==> flow/design.v <==
`timescale 1ns/10ps
module CannyEdge(dAddrRegRow, dAddrRegCol, bWE, bCE, InData, OutData,
	OPMode, bOPEnable, dReadReg, dWriteReg,	tclk, rst_b);
	input 	[2:0]				dAddrRegRow, dAddrRegCol;
	input						bWE, bCE;
	input 	[8-1:0] 	InData;
	output	[8-1:0] 	OutData;
	reg		[8-1:0] 	OutData;
	input 	[2:0]				OPMode;
	input 						bOPEnable;
	input 	[3:0]				dReadReg, dWriteReg;
	input						tclk, rst_b;
	reg 	[8-1:0]	regX[0:24];	 
	reg 	[8-1:0]	regY6;		 
	reg 	[8-1:0]	regZ[0:12];	 
	wire	[5:0]			wIdx = dAddrRegRow*3'd5 + dAddrRegCol;	 
	wire	[8-1:0]	gf[0:24];	 
	reg 	[8-1:0]	Out_gf, Out_gradient, Out_direction, Out_bThres;
	parameter		dThresHigh = 15;
	parameter		dThresLow = 10;
	parameter		dWidth = 200;
	parameter		dHeight = 200;
	reg			[14:0]	tpSum;
	reg			[1:0]	IntSignal;
	reg signed [31:0]	Gx, Gy, fGx, fGy;
	reg signed	[1:0]	dx, dy;
	integer	k;
	assign gf[0] =1;  assign gf[1] =3;  assign gf[2] =4;  assign gf[3] =3;  assign gf[4] =1;
	assign gf[5] =3;  assign gf[6] =7;  assign gf[7] =10; assign gf[8] =7;  assign gf[9] =3;
	assign gf[10]=4;  assign gf[11]=10; assign gf[12]=16; assign gf[13]=10; assign gf[14]=4;
	assign gf[15]=3;  assign gf[16]=7;  assign gf[17]=10; assign gf[18]=7;  assign gf[19]=3;
	assign gf[20]=1;  assign gf[21]=3;  assign gf[22]=4;  assign gf[23]=3;  assign gf[24]=1;
	always @(posedge tclk or negedge rst_b)
	begin
		if(!rst_b) begin
			IntSignal <= 2'b00;
		end
		else if(bCE==1'b0 && bWE==1'b0) 
		begin
			if(dWriteReg == 0)
				regX[wIdx] <= InData;
			else if(dWriteReg == 1) begin
				if(wIdx == 6)
					regY6 <= InData;
			end
			else if(dWriteReg == 2) begin
				if(wIdx <= 12)
					regZ[wIdx] <= InData;
			end
		end
		else if(bCE==1'b0 && bWE==1'b1)
		begin
			if(dReadReg == 0)
				OutData <= Out_gf;
			else if(dReadReg == 1)
				OutData <= Out_gradient;
			else if(dReadReg == 2)
				OutData <= Out_direction;
			else if(dReadReg == 3)
				OutData <= Out_gradient;
			else if(dReadReg == 4)
				OutData <= Out_bThres;
			else
				OutData <= OutData;
		end
		else
		begin
			if(bOPEnable==1'b0)
			begin
				if(OPMode == 0)
				begin
					if(IntSignal == 2'b00)	begin
						tpSum <= (gf[0]*regX[0]+gf[1]*regX[1]+gf[2]*regX[2]+gf[3]*regX[3]+gf[4]*regX[4]+gf[5]*regX[5]+gf[6]*regX[6]+gf[7]*regX[7]+gf[8]*regX[8]+gf[9]*regX[9]+gf[10]*regX[10]+gf[11]*regX[11]+gf[12]*regX[12]+gf[13]*regX[13]+gf[14]*regX[14]+gf[15]*regX[15]+gf[16]*regX[16]+gf[17]*regX[17]+gf[18]*regX[18]+gf[19]*regX[19]+gf[20]*regX[20]+gf[21]*regX[21]+gf[22]*regX[22]+gf[23]*regX[23]+gf[24]*regX[24]);
						IntSignal <= 2'b01;
					end
					else if(IntSignal == 2'b01) begin
						Out_gf <= tpSum >> 7;				 
					end
					else begin
						Out_gf <= Out_gf;
						IntSignal <= IntSignal;
					end
				end
				else if(OPMode == 1)
				begin
					if(IntSignal == 2'b00)	begin
						Gx <= -regX[0]-2*regX[5]-regX[10]+regX[2]+2*regX[7]+regX[12];
						Gy <= +regX[0]+2*regX[1]+regX[2]-regX[10]-2*regX[11]-regX[12];
						IntSignal <= 2'b01;
					end
					else if(IntSignal == 2'b01) begin
						if(Gx >= 0 && Gy >= 0)
							Out_gradient <= (Gx+Gy)/8;
						else if(Gx < 0 && Gy >=0)
							Out_gradient <= (-Gx+Gy)/8;
						else if(Gx >= 0 && Gy < 0)
							Out_gradient <= (Gx-Gy)/8;
						else if(Gx < 0 && Gy < 0)
							Out_gradient <= (-Gx-Gy)/8;
						else
							Out_gradient <= Out_gradient;
						IntSignal <= 2'b10;
					end	
					else if(IntSignal == 2'b10) begin
						if(Gy < 0)
						begin
							fGx <= -Gx;
							fGy <= -Gy;
						end
						else
						begin
							fGx <= Gx;
							fGy <= Gy;
						end
						IntSignal <= 2'b11;
					end
					else if(IntSignal == 2'b11) begin
						if(fGx >=0)
						begin
							if(fGy <= fGx>>1)  
								Out_direction <= 0;
							else if(fGy > fGx>>1 && fGy <= fGx*25/10)  
								Out_direction <= 45;
							else if(fGy > fGx*25/10)
								Out_direction <= 90;
							else
								Out_direction <= Out_direction;
						end
						else  
						begin
							if(fGy <= -fGx>>1)
								Out_direction <= 0;
							else if(fGy > -fGx>>1 && fGy <= -fGx*25/10)
								Out_direction <= 135;
							else if(fGy > -fGx*25/10)
								Out_direction <= 90;
							else
								Out_direction <= Out_direction;
						end
						IntSignal <= IntSignal;
					end
				end
				else if(OPMode == 2)
				begin
					if(IntSignal == 2'b00) begin
						if(regY6 == 0) begin
							dx <= 1;
							dy <= 0;
						end
						else if(regY6 == 45) begin
							dx <= -1;
							dy <= 1;
						end
						else if(regY6 == 90) begin
							dx <= 0;
							dy <= 1;
						end
						else if(regY6 == 135) begin
							dx <= 1;
							dy <= 1;
						end
						else begin
							dx <= 0; 
							dy <= 0; 
						end
						IntSignal <= 2'b01;
					end
					else if(IntSignal == 2'b01) begin
						if(regX[6] < regX[6-5*dy-dx] | regX[6] < regX[6+5*dy+dx])
							regX[6] <= 0;
						IntSignal <= IntSignal;
						Out_gradient <= regX[6];
					end
				end
				else if(OPMode == 3)
				begin
					if(IntSignal == 2'b00) begin
						if(regY6 == 0) begin
							dx <= 1;
							dy <= 0;
						end
						else if(regY6 == 45) begin
							dx <= -1;
							dy <= 1;
						end
						else if(regY6 == 90) begin
							dx <= 0;
							dy <= 1;
						end
						else if(regY6 == 135) begin
							dx <= 1;
							dy <= 1;
						end
						else begin
							dx <= 0; 
							dy <= 0; 
						end
						IntSignal <= 2'b01;
					end	
					else if(IntSignal == 2'b01) begin
						if(regX[6] >= dThresHigh)		 
							Out_bThres <= 1;
						else if(regX[6] <= dThresLow)	 
							Out_bThres <= 0;
						else							 
						begin
							if(regX[6-5*dy-dx] >= dThresHigh || regX[6+5*dy+dx] >= dThresHigh)
								Out_bThres <= 1;
							else if(regZ[6-5*dy-dx] == 1 || regZ[6+5*dy+dx] == 1)
								Out_bThres <= 1;
							else
								Out_bThres <= 0;
						end
						IntSignal <= IntSignal;
					end
				end
			end	
			else  
				IntSignal <= 2'b00;
		end  
	end
endmodule
# Reports on CannyEdge
# What the tools print for CannyEdge, step after step.
# Lines are those of the file above, counted from 1.
# Operators carry their Yosys type and port widths (W data, S select, Z words).
# Library cell names are shortened.
# Not given: -
# design
top_module	CannyEdge
clock	tclk
lib	sky130hd
pvt_corner	tt_025C_1v80

# Word-level counts
# Source: Yosys, flattened and elaborated. Widths are those after wreduce. Registers that Yosys merges into a memory's read port (data or address) are not register bits. Print and check cells do not count. Equal cells are merged and count once.
# classes
n_addsub	51
mul	20
div	2
n_cmp	20
equal	136
n_shift	0
muxes	126
n_logic	18
reduce_and_logical	83
# op_table
op	n
$mux W8	95
$pmux W8 S25	2
$mul A32 B6 Y32 const B	2
$div A32 B5 Y32 const B	2
$mul A3 B8 Y11 const A	8
$pmux W8 S13	2
$mul A2 B8 Y10 const A	8
$eq A5 B5 Y1 const B	27
$gt A32 B32 Y1	4
$le A32 B32 Y1	4
$add A15 B10 Y15	8
$eq A5 B4 Y1 const B	24
$reduce_and A7 Y1	16
$reduce_and A4 Y1	26
$ge A32 B1 Y1 const B	3
$neg A32 Y32	3
$add A15 B12 Y15	5
$lt A32 B1 Y1 const B	2
$add A32 B32 Y32	2
$sub A32 B32 Y32	2
$add A32 B8 Y32	2
$sub A32 B8 Y32	2
$mux W32	2
$add A15 B11 Y15	4
$eq A4 B4 Y1 const B	15
$eq A5 B3 Y1 const B	12
$eq A4 B3 Y1 const B	13
$mux W2	20
# Not listed: further kinds 64, cells in them 141.
# bits
reg_bits	501
latchBits	0
ramBits	0
romBits	0
clocked_rd_ports_x_width	0
memories	0
inputBits	30
output_inout_bits	8
word_cells	509

# Depth
# Yosys ltp: most cells in a row. Word level: on the elaborated netlist, between registers, memories and ports. Mapped: between sequential cells and ports; inverters and the memories' decode and read muxes count.
# depth
ltp_word	35
ABC_AREA	0
mapped_depth	89
depth_no_buf	78

# Netlist
# Yosys stat after the flow's synthesis: flattened, memories mapped to cells. It holds for the ABC_AREA given above (unset counts as 0); a run with the other value may have another netlist.
# by_type
type	n	type_area_um2
edfxtp_1	467	1.4E+04
fa_1	418	8.37E+03
ha_1	667	8.35E+03
xnor2_1	326	2.86E+03
inv_1	758	2.85E+03
nor2_1	501	1.88E+03
a21oi_1	321	1.61E+03
nand2_1	408	1.53E+03
o21ai_0	295	1.48E+03
xor2_1	136	1.19E+03
nand3_1	163	815.782
nand4_1	124	775.744
nor3_1	151	755.725
a21o_1	99	743.213
mux2i_1	67	670.643
a221oi_1	64	560.538
clkbuf_8	40	550.528
nor4_1	78	487.968
# Other cell types: 154; their cells: 1579.
# synth_totals
stdcells	6662
yosys_area_um2	62326.0
seqArea_um2	14144.8
ffs	472
buffers	216

# Timing after synthesis
# OpenSTA on the mapped netlist: ideal clock, no wires. The path of least setup slack (recovery checks aside). Input and output delay are each 20% of the period. Register names are those of the netlist, which keeps one name where synthesis merged equal registers.
# synth_timing
path_kind	reg2reg
start	reg fGx[2]
end	reg Out_direction[2]
tclk_ns	30.0
setup_ns	0.262
launch_ns	0.000
t_arrival_ns	17.901
required_ns	29.738
slack_ns	11.837
path_delay_ns	18.163
driving_pins	81
path_buffers	6
synth_period_reached_ns	18.163
# "path_delay_ns" = arrival - input delay + setup time.
# "driving_pins" counts driving pins, that of a launching flip-flop among them; a cell with two outputs on the path counts twice.
# "synth_period_reached_ns" = period - worst setup slack (recovery checks aside). The figure is calculated, with input and output delays left at 20% of the set period.
# The rows between start and end are the longest chain of elaborated cells between them; the timing report does not say that the signal goes this way. Where chains are equally long, one stands for them.
# A line is the first line of the expression or statement that the cell stems from. Yosys adds cells for indexed reads and writes and turns some case tables into memories.
# At most two assigning lines are given for a register; there are more.
# Ways into the end's enable are left out, as the timed path ends at the data pin.
# synth_via
path_cell_list	edfxtp_1 > inv_1 > ha_1 > inv_1 > fa_1 > inv_1 > ha_1 > ha_1 > fa_1 > a21oi_1 > nor4b_1 > or4b_4 > a21o_1 > or3_1 > or3_4 > or4_4 > buf_6 > nor4_1 > (+45 left out) > or3_1 > buf_4 > o31ai_2 > xnor2_1 > ha_1 > nor2b_1 > o21ai_0 > nand2b_1 > a21oi_1 > nor2b_1 > o21ai_0 > nand2b_1 > a21oi_1 > nand2_1 > a2111oi_0 > o211ai_1 > nor2b_1 > or2_2
elab_chain_cells	8
cone_cells	23
cone_classes	1 x add/sub; 2 x mul; 2 x div; 9 x compare; 7 x mux; 2 x reduce/logical
# synth_lines
element	line_no	source
start, declared	25	reg signed [31:0] Gx, Gy, fGx, fGy;
start, assigned	107	fGx <= -Gx;
start, assigned	112	fGx <= Gx;
$neg A32 Y32	135	else if(fGy > -fGx*25/10)
$mul A32 B6 Y32	135
$div A32 B5 Y32	135
$gt A32 B32 Y1	135
$mux W8	135
$mux W8	133	else if(fGy > -fGx>>1 && fGy <= -fGx*25/10)
$mux W8	131	if(fGy <= -fGx>>1)
$mux W8	118	if(fGx >=0)
end, assigned	127	Out_direction <= Out_direction;
end, assigned	138	Out_direction <= Out_direction;
end, declared	18	reg [8-1:0] Out_gf, Out_gradient, Out_direction, Out_bThres;

# Path in the finished layout
# Path of least setup slack in the final report of job 3 (OpenROAD, finished layout, wires in). Where an end is a register, its clock arrival counts in the times.
# layout_timing
path_kind	reg2reg
start	reg fGx[1]
end	reg Out_direction[2]
tclk_ns	14.4
setup_ns	0.24
launch_ns	0.63
t_arrival_ns	19.50
required_ns	14.78
slack_ns	-4.72
driving_pins	84
path_buffers	10
# The rows between start and end are the longest chain of elaborated cells between them; the timing report does not say that the signal goes this way. Where chains are equally long, one stands for them.
# At most two assigning lines are given for a register; there are more.
# Ways into the end's enable are left out, as the timed path ends at the data pin.
# layout_via
path_cell_list	edfxtp_1 > inv_2 > ha_4 > inv_2 > fa_1 > inv_2 > ha_4 > ha_4 > fa_2 > a21oi_4 > buf_4 > o2111ai_1 > or4b_4 > a21o_1 > or3_4 > or3_4 > or4_4 > o41ai_4 > (+48 left out) > or3_4 > buf_6 > o31ai_4 > xnor2_1 > ha_1 > nor2b_1 > o21ai_1 > nand2b_1 > a21oi_2 > nor2b_1 > o21ai_1 > nand2b_1 > a21oi_2 > nand2_2 > a2111oi_4 > o211ai_1 > nor2b_4 > or2_4
elab_chain_cells	8
cone_cells	23
cone_classes	1 x add/sub; 2 x mul; 2 x div; 9 x compare; 7 x mux; 2 x reduce/logical
# layout_lines
element	line_no	source
start, declared	25	reg signed [31:0] Gx, Gy, fGx, fGy;
start, assigned	107	fGx <= -Gx;
start, assigned	112	fGx <= Gx;
$neg A32 Y32	135	else if(fGy > -fGx*25/10)
$mul A32 B6 Y32	135
$div A32 B5 Y32	135
$gt A32 B32 Y1	135
$mux W8	135
$mux W8	133	else if(fGy > -fGx>>1 && fGy <= -fGx*25/10)
$mux W8	131	if(fGy <= -fGx>>1)
$mux W8	118	if(fGx >=0)
end, assigned	127	Out_direction <= Out_direction;
end, assigned	138	Out_direction <= Out_direction;
end, declared	18	reg [8-1:0] Out_gf, Out_gradient, Out_direction, Out_bThres;

# Module CannyEdge, platform sky130hd: 6 stored runs of the flow (Yosys, OpenROAD) with differing settings, in no particular order. Input and output delays are each 20% of the period that was set; the output load is 0.01 pF.
# "achieved_clock_period_ns" is the run's clock period less its worst setup slack. It is reckoned from that one timing run; input and output delays stay at 20% of the period that was set.
# "worstPathTime_ns": the worst setup path's part of the clock period (all of it between registers, 20% less for each end at a port) less its slack. A launch clock that arrives late makes it longer, a capture clock that arrives late makes it shorter.
# By "power_total_mw" is meant OpenSTA's value without simulated activity: inputs other than the clock are taken to toggle once in ten clock periods, and the tool carries that through the logic.
# A setting shown as . is not set for that run.
# Among the results, . means that no value is shown for the run.
run	CELL_PAD_IN_SITES_GLOBAL_PLACEMENT	CORE_ASPECT_RATIO	CORE_UTILIZATION	CTS_CLUSTER_DIAMETER	CTS_CLUSTER_SIZE	GPL_ROUTABILITY_DRIVEN	GPL_TIMING_DRIVEN	MIN_ROUTING_LAYER	SLEW_MARGIN	TNS_END_PERCENT	period_ns	CAP_MARGIN	CORE_MARGIN	CELL_PAD_IN_SITES_DETAIL_PLACEMENT	HOLD_SLACK_MARGIN	MAX_ROUTING_LAYER	PLACE_DENSITY_LB_ADDON	PLACE_DENSITY	SETUP_SLACK_MARGIN	post_route_stdcell_area_um2	hold_ws_ns	power_total_mw	worstPathTime_ns	worstPathKind	achieved_clock_period_ns	design.die.area_um2	final_util_frac	setup_tns_ns	post_synth_area_um2	final_setup_ws_ns
job 1	2	0.53	40	250	100	0	0	met2	0	55	28.1	20	2	.	.	.	.	.	.	.	.	.	.	.	.	.	.	.	.	.
job 2	.	.	69	.	.	0	1	.	40	25	17.5	40	3	1	0.11	met4	.	.	.	.	.	.	.	.	.	.	.	.	.	.
job 3	.	.	25	181	.	0	.	met1	40	.	14.4	20	2	2	.	met5	0.21	.	.	82799.4	0.423	5.585	19.12	reg2reg	19.120	253316.0	0.334	-26.455	62326.0	-4.720
job 4	1	.	40	.	100	.	.	.	20	.	15.2	20	2	.	.	.	.	0.66	.	79875.4	0.423	5.124	17.94	reg2reg	17.941	158990.0	0.517	-15.645	62326.0	-2.741
job 5	.	.	40	.	.	.	.	.	20	.	23.6	20	2	.	.	.	.	.	3.36	69395.3	0.424	3.012	19.40	reg2reg	19.404	158990.0	0.449	0.000	62326.0	4.196
job 6	.	.	27	.	.	.	.	.	20	.	23.6	20	2	.	.	.	.	.	.	67911.4	0.420	2.868	21.82	reg2reg	21.817	234697.0	0.296	0.000	62326.0	1.783
# Job 1: no final report: routing broke off with GRT-0116
# Job 2: no final report: placement broke off with DPL-0033
